==> flow/design.v <==
module APB_INT_Count#(
    parameter DATA_WIDTH = 32,
    parameter ADDR_WIDTH = 16
) 
(
    input  wire                     PCLK,         
    input  wire                     PRESETn,      
    input  wire                     PSEL,         
    input  wire                     PENABLE,      
    input  wire                     PWRITE,       
    input  wire [ADDR_WIDTH-1:0]    PADDR,        
    input  wire [DATA_WIDTH-1:0]    PWDATA,       
    output reg  [DATA_WIDTH-1:0]    PRDATA,       
    output reg                      PREADY,       
    output reg                      PSLVERR,      
    output  wire                    linux_irq,    
    output  wire                    lim_irq,      
    output  wire                    itim_irq,     
    input  wire                     linux_ack,    
    input  wire                     lim_ack,      
    input  wire                     itim_ack      
);
    reg [DATA_WIDTH-1:0] control_regs[0:3];           
    reg [DATA_WIDTH-1:0] linux_count[0:9];            
    reg [DATA_WIDTH-1:0] lim_count[0:9];              
    reg [DATA_WIDTH-1:0] itim_count[0:9];             
    reg invalid_access;   
    always @(posedge PCLK) begin
        if (!PRESETn) begin
            integer x;
            for (x = 0; x < 10; x = x + 1) begin
                linux_count[x] <= {DATA_WIDTH{1'b0}};
            end
        end else if (PSEL && PENABLE && PWRITE && (PADDR == 16'h0010)) begin
            linux_count[0] <= PWDATA;   
        end else if (linux_irq) begin
            linux_count[0] <= linux_count[0] + 1;
        end else if (linux_ack) begin
            integer j;
            for (j = 9; j > 0; j = j - 1) begin
                linux_count[j] <= linux_count[j-1];
            end
            linux_count[0] <= 0;
        end
    end
    always @(posedge PCLK) begin
        if (!PRESETn) begin
            integer y;
            for (y = 0; y < 10; y = y + 1) begin
                lim_count[y] <= {DATA_WIDTH{1'b0}};
            end
        end else if (PSEL && PENABLE && PWRITE && (PADDR == 16'h0040)) begin
            lim_count[0] <= PWDATA;   
        end else if (lim_irq) begin
            lim_count [0] <= lim_count[0] + 1;
        end else if (lim_ack) begin
            integer k;
            for (k = 9; k > 0; k = k - 1) begin 
                lim_count[k] <= lim_count[k-1];
            end
            lim_count[0] <= 0;
        end
    end
    always @(posedge PCLK) begin
        if (!PRESETn) begin
            integer z;
            for (z = 0; z < 10; z = z + 1) begin
                itim_count[z] <= {DATA_WIDTH{1'b0}};
            end
        end else if (PSEL && PENABLE && PWRITE && (PADDR == 16'h0080)) begin
            itim_count[0] <= PWDATA;   
        end else if (itim_irq) begin
            itim_count [0] <= itim_count[0] + 1;
        end else if (itim_ack) begin
            integer l;
            for (l = 9; l > 0; l = l - 1) begin
                itim_count[l] <= itim_count[l-1];
            end
            itim_count[0] <= 0;
        end
    end 
    localparam [31:0] VERSION = 32'h0000_0001;  
    assign linux_irq = control_regs[1][0];
    assign lim_irq = control_regs[2][0];
    assign itim_irq = control_regs[3][0];
    always @(posedge PCLK or negedge PRESETn) begin
        if (!PRESETn) begin
            integer i;
            for (i = 1; i < 4; i = i + 1) control_regs[i] <= {DATA_WIDTH{1'b0}};
            PREADY <= 1'b0;
            PRDATA <= {DATA_WIDTH{1'b0}};
            PSLVERR <= 1'b0;
            invalid_access <= 1'b0;
        end else begin
            PREADY <= 1'b1;
            PSLVERR <= 1'b0;
            if (linux_ack) begin
                control_regs[1][0] <= 0;
            end
            if (lim_ack) begin
                control_regs[2][0] <= 0;
            end            
            if (itim_ack) begin
                control_regs[3][0] <= 0;
            end
            invalid_access <= 1'b0;
            if (PSEL && PENABLE) begin
                if (PWRITE) begin  
                    case (PADDR)
                        16'h0000, 16'h0004, 16'h0008, 16'h000C:
                            control_regs[(PADDR >> 2)] <= PWDATA;
                        16'h0010, 16'h0040, 16'h0080: ;  
                        default: begin
                            invalid_access <= 1'b1;   
                        end
                    endcase
                end else begin
                    case (PADDR)
                        16'h0000: PRDATA <= VERSION;
                        16'h0004, 16'h0008, 16'h000C: PRDATA <= control_regs[(PADDR >> 2)];
                        16'h0010: PRDATA <= linux_count[0];
                        16'h0014: PRDATA <= linux_count[1];
                        16'h0018: PRDATA <= linux_count[2];
                        16'h001C: PRDATA <= linux_count[3];
                        16'h0020: PRDATA <= linux_count[4];
                        16'h0024: PRDATA <= linux_count[5];
                        16'h0028: PRDATA <= linux_count[6];
                        16'h002C: PRDATA <= linux_count[7];
                        16'h0030: PRDATA <= linux_count[8];
                        16'h0034: PRDATA <= linux_count[9];
                        16'h0040: PRDATA <= lim_count[0];
                        16'h0044: PRDATA <= lim_count[1];
                        16'h0048: PRDATA <= lim_count[2];
                        16'h004C: PRDATA <= lim_count[3];
                        16'h0050: PRDATA <= lim_count[4];
                        16'h0054: PRDATA <= lim_count[5];
                        16'h0058: PRDATA <= lim_count[6];
                        16'h005C: PRDATA <= lim_count[7];
                        16'h0060: PRDATA <= lim_count[8];
                        16'h0064: PRDATA <= lim_count[9];
                        16'h0080: PRDATA <= itim_count[0];
                        16'h0084: PRDATA <= itim_count[1];
                        16'h0088: PRDATA <= itim_count[2];
                        16'h008C: PRDATA <= itim_count[3];
                        16'h0090: PRDATA <= itim_count[4];
                        16'h0094: PRDATA <= itim_count[5];
                        16'h0098: PRDATA <= itim_count[6];
                        16'h009C: PRDATA <= itim_count[7];
                        16'h00A0: PRDATA <= itim_count[8];
                        16'h00A4: PRDATA <= itim_count[9];
                        default: begin
                            PRDATA <= {DATA_WIDTH{1'b0}};   
                            invalid_access <= 1'b1;         
                        end
                    endcase
                end 
                if (invalid_access) begin
                    PSLVERR <= 1'b1;
                    PREADY <= 1'b0;   
                end else begin
                    PSLVERR <= 1'b0;
                    PREADY <= 1'b1;   
                end
            end else begin
                    PREADY <= 1'b0;   
            end
        end
    end
endmodule
======== Step by step through the tools: APB_INT_Count ========
What the tools print for APB_INT_Count, step after step.
Line numbers count from 1 in the design file above.
Cell names lack the library's common part.
A cell with -- has no value.
design
  top ..................................... APB_INT_Count
  clock ................................... PCLK
  cell library ............................ sky130hd
  corner .................................. tt_025C_1v80

======== After elaboration ========
Source: Yosys, flattened and elaborated. Widths are those after wreduce. Registers that Yosys merges into a memory's read port (data or address) are not register bits. Print and check cells do not count. Equal cells are merged and count once.
operators by class
  $add $sub $neg .......................... 3
  multiply operators ...................... 0
  divide/modulo/power cells ............... 0
  magnitude comparators ................... 0
  eq/ne operators ......................... 36
  shifts and indexed selects .............. 0
  mux-type cells .......................... 34
  bitwise gates (word level) .............. 7
  reduce/logical cells .................... 22
operators with widths
  operator                                                                 number
  32-bit case mux with 32-bit select                                       1
  32-bit 2-to-1 mux                                                        9
  16-bit by 7-bit equality test with 1-bit output (second input constant)  10
  16-bit by 8-bit equality test with 1-bit output (second input constant)  10
  32-bit case mux with 4-bit select                                        1
  16-bit by 6-bit equality test with 1-bit output (second input constant)  6
  32-bit by 1-bit adder with 32-bit output (second input constant)         3
  16-bit by 5-bit equality test with 1-bit output (second input constant)  4
  34-bit OR reduction                                                      1
  16-bit by 4-bit equality test with 1-bit output (second input constant)  2
  1-bit 2-to-1 mux                                                         23
  16-bit by 3-bit equality test with 1-bit output (second input constant)  1
  16-bit zero test                                                         1
  4-bit AND reduction                                                      3
  3-bit AND reduction                                                      3
  3-bit nonzero test                                                       3
  1-bit inverter                                                           7
  7-bit OR reduction                                                       1
  1-bit logical AND                                                        5
  5-bit AND reduction                                                      1
  2-bit equality test (second input constant)                              2
  4-bit OR reduction                                                       1
  3-bit OR reduction                                                       1
  2-bit by 1-bit equality test with 1-bit output (second input constant)   1
  2-bit zero test                                                          1
  2-bit AND reduction                                                      1
bit counts
  flip-flop bits (word level) ............. 1123
  latch bits .............................. 0
  RAM bits ................................ 0
  memory bits (read-only) ................. 0
  word width x clocked read ports ......... 0
  memories kept ........................... 0
  bits of input ports ..................... 56
  output and inout port bits .............. 37
  elaborated cells ........................ 143

======== Depth ========
Depth = most cells in a row (Yosys ltp): at word level without a register or memory, in the mapped netlist without a sequential cell, where the memories' decode and read muxes count.
depth
  depth in word-level cells ............... 5
  ABC_AREA ................................ 1
  depth in mapped cells ................... 16
  mapped depth without buffers ............ 14

======== After synthesis ========
The flow's flattened synthesis, as Yosys stat reports it; memories are mapped. The netlist is that of the ABC_AREA named above (0 if unset); the other value can give another one.
synthesis totals
  mapped cells ............................ 7269
  chip area (Yosys) ....................... 51520.7 µm²
  sequential area ......................... 23457.5 µm²
  flip-flop cells ......................... 1123
  buffers ................................. 506
cell types
  cell      number  total area (µm²)
  dfxtp_1   960     1.92E+04
  o21ai_0   1452    7266.97
  a21oi_1   988     4.94E+03
  inv_1     1063    3.99E+03
  dfrtp_1   131     3.28E+03
  nand2_1   843     3.16E+03
  nand3_1   539     2.7E+03
  nor2_1    468     1.76E+03
  buf_2     280     1.4E+03
  edfxtp_1  32      960.922
  clkbuf_1  208     780.749
  nand4_1   62      387.872
  xor2_1    29      253.994
  o21ai_1   50      250.24
  o22ai_1   26      162.656
  nor3_1    30      150.144
  nor2_4    8       90.086
  buf_4     11      82.579
Other cell types: 23; their cells: 89.

======== Worst setup path after synthesis ========
Path of least setup slack by OpenSTA after synthesis, without wires, with an ideal clock, recovery checks aside; 20% of the period is set as input and as output delay. Where synthesis merged equal registers, the netlist keeps one of their names.
timing path post-synthesis
  kind .................................... input-to-reg
  start ................................... input port PADDR[15]
  end ..................................... register control_regs[0][0]
  clock period ............................ 10.0 ns
  external input delay .................... 2.000 ns
  library setup time ...................... 0.461 ns
  launch time at the first pin ............ 2.000 ns
  arrival time ............................ 5.311 ns
  data required time ...................... 9.539 ns
  path slack .............................. 4.228 ns
  delay of the path ....................... 3.772 ns
  driving pins on the path ................ 10
  path buffers ............................ 3
  period reached after synthesis .......... 5.772 ns
"delay of the path" is the arrival time less input delay plus setup time.
"driving pins on the path" counts driving pins, that of a launching flip-flop among them; a cell with two outputs on the path counts twice.
"period reached after synthesis" = period - worst setup slack (recovery checks aside). The figure is calculated, with input and output delays left at 20% of the set period.
Between the ends stands the longest chain of elaborated cells between them, by number of cells; it is not shown to be the way that was timed. Of several equally long chains one is given.
A line is the first line of the expression or statement that the cell stems from. Yosys adds cells for indexed reads and writes and turns some case tables into memories.
Lines with a computed index may be missing from the assigning lines.
on the way, post-synthesis
  cells stage by stage .................... nor2_1 -> nand2_1 -> nor2_2 -> buf_4 -> buf_6 -> buf_4 -> nand2_1 -> nor2_1 -> nand2_1 -> nor3_1
  cells in the longest elaborated chain ... 3
  elaborated cells between the ends (all ways) .. 6
  classes of those cells .................. eq/ne (3); reduce/logical (3)
RTL lines, path post-synthesis
  what                                             RTL line  text
  from (decl)                                      11        input  wire [ADDR_WIDTH-1:0]    PADDR,
  16-bit by 3-bit equality test with 1-bit output  109       case (PADDR)
  4-bit OR reduction                               109
  5-bit AND reduction                              --
  to (decl)                                        23        reg [DATA_WIDTH-1:0] control_regs[0:3];

======== Worst path after layout ========
Path of least setup slack in the final report of run A (OpenROAD, finished layout, wires in). Where an end is a register, its clock arrival counts in the times.
timing path after layout
  kind .................................... input-to-reg
  start ................................... input port PADDR[15]
  end ..................................... register PRDATA[6]
  clock period ............................ 6.76 ns
  external input delay .................... 1.35 ns
  library setup time ...................... 0.05 ns
  launch time at the first pin ............ 1.35 ns
  arrival time ............................ 4.99 ns
  data required time ...................... 7.40 ns
  path slack .............................. 2.42 ns
  driving pins on the path ................ 13
  path buffers ............................ 2
Between the ends stands the longest chain of elaborated cells between them, by number of cells; it is not shown to be the way that was timed. Of several equally long chains one is given.
At most two assigning lines are given for a register; there are more.
on the way, after layout
  cells stage by stage .................... clkdlybuf4s50_1 -> nor2_1 -> nand2_1 -> nor2_4 -> buf_12 -> nand2_2 -> o21ai_0 -> nor2_1 -> nand2_1 -> nor2_1 -> nand2_1 -> nand2_1 -> nand2_1
  cells in the longest elaborated chain ... 3
  elaborated cells between the ends (all ways) .. 36
  classes of those cells .................. eq/ne (33); mux (1); reduce/logical (2)
RTL lines, path after layout
  what                                             RTL line  text
  from (decl)                                      11        input  wire [ADDR_WIDTH-1:0]    PADDR,
  16-bit by 3-bit equality test with 1-bit output  118       case (PADDR)
  3-bit OR reduction                               118
  32-bit case mux with 32-bit select               118
  to (assign)                                      120       16'h0004, 16'h0008, 16'h000C: PRDATA <= control_regs[(PADDR >> 2)];
  to (assign)                                      121       16'h0010: PRDATA <= linux_count[0];
  to (decl)                                        13        output reg  [DATA_WIDTH-1:0]    PRDATA,

Subject: APB_INT_Count on sky130hd, stored results

Hello all,

APB_INT_Count through Yosys and OpenROAD on sky130hd: 2 stored runs, unordered, with their settings and measured results. The constraints put input and output delay at 20% of the set period each and load the outputs with 0.01 pF.
"total power of the final layout": no workload was simulated; the value follows from the tool's default switching activity.

======== run A ========
==> flow/run.sh <==
#!/bin/bash
# the make line also repeats the synthesis and layout settings of config.mk as NAME=value (left out here)
make -C /OpenROAD-flow-scripts/flow DESIGN_CONFIG=/design/flow/config.mk WORK_HOME=/design/flow/orfs CLKGATE_MAP_FILE= finish
==> flow/config.mk <==
export PLATFORM = sky130hd
export DESIGN_NAME = APB_INT_Count
export DESIGN_NICKNAME = APB_INT_Count
export VERILOG_FILES = /design/flow/design.v
export SDC_FILE = /design/flow/constraint.sdc
export NUM_CORES = 4
export LEC_CHECK = 0
export ABC_AREA = 1
export CAP_MARGIN = 10
export CELL_PAD_IN_SITES_DETAIL_PLACEMENT = 2
export CORE_ASPECT_RATIO = 0.72
export CORE_MARGIN = 3
export CORE_UTILIZATION = 33
export CTS_CLUSTER_DIAMETER = 317
export CTS_CLUSTER_SIZE = 30
export GPL_ROUTABILITY_DRIVEN = 0
export GPL_TIMING_DRIVEN = 1
export MIN_ROUTING_LAYER = met1
export PLACE_DENSITY_LB_ADDON = 0.05
export SLEW_MARGIN = 15
export TNS_END_PERCENT = 60
==> flow/constraint.sdc <==
create_clock -name core_clock -period 6.76 [get_ports {PCLK}]
set_input_delay 1.3520 -clock core_clock [delete_from_list [all_inputs] [get_ports {PCLK}]]
set_output_delay 1.3520 -clock core_clock [all_outputs]
set_load 0.01 [all_outputs]

-------- measured, run A --------
  synthesis area .......................... 51520.7 µm²
  area of the die ......................... 160966.0 µm²
  utilization ............................. 0.358
  worst slack on setup checks ............. 2.415 ns
  total power of the final layout ......... 11.848 mW

======== run B ========
==> flow/run.sh <==
#!/bin/bash
# the make line also repeats the synthesis and layout settings of config.mk as NAME=value (left out here)
make -C /OpenROAD-flow-scripts/flow DESIGN_CONFIG=/design/flow/config.mk WORK_HOME=/design/flow/orfs CLKGATE_MAP_FILE= finish
==> flow/config.mk <==
export PLATFORM = sky130hd
export DESIGN_NAME = APB_INT_Count
export DESIGN_NICKNAME = APB_INT_Count
export VERILOG_FILES = /design/flow/design.v
export SDC_FILE = /design/flow/constraint.sdc
export NUM_CORES = 4
export LEC_CHECK = 0
export ABC_AREA = 1
export CAP_MARGIN = 20
export CELL_PAD_IN_SITES_DETAIL_PLACEMENT = 2
export CORE_ASPECT_RATIO = 1.01
export CORE_MARGIN = 5
export CORE_UTILIZATION = 51
export CTS_CLUSTER_SIZE = 95
export GPL_ROUTABILITY_DRIVEN = 0
export GPL_TIMING_DRIVEN = 0
export MIN_ROUTING_LAYER = met2
export SLEW_MARGIN = 10
==> flow/constraint.sdc <==
create_clock -name core_clock -period 7.14 [get_ports {PCLK}]
set_input_delay 1.4280 -clock core_clock [delete_from_list [all_inputs] [get_ports {PCLK}]]
set_output_delay 1.4280 -clock core_clock [all_outputs]
set_load 0.01 [all_outputs]

-------- run B --------
  did not finish, placement stopped with DPL-0033

Thanks
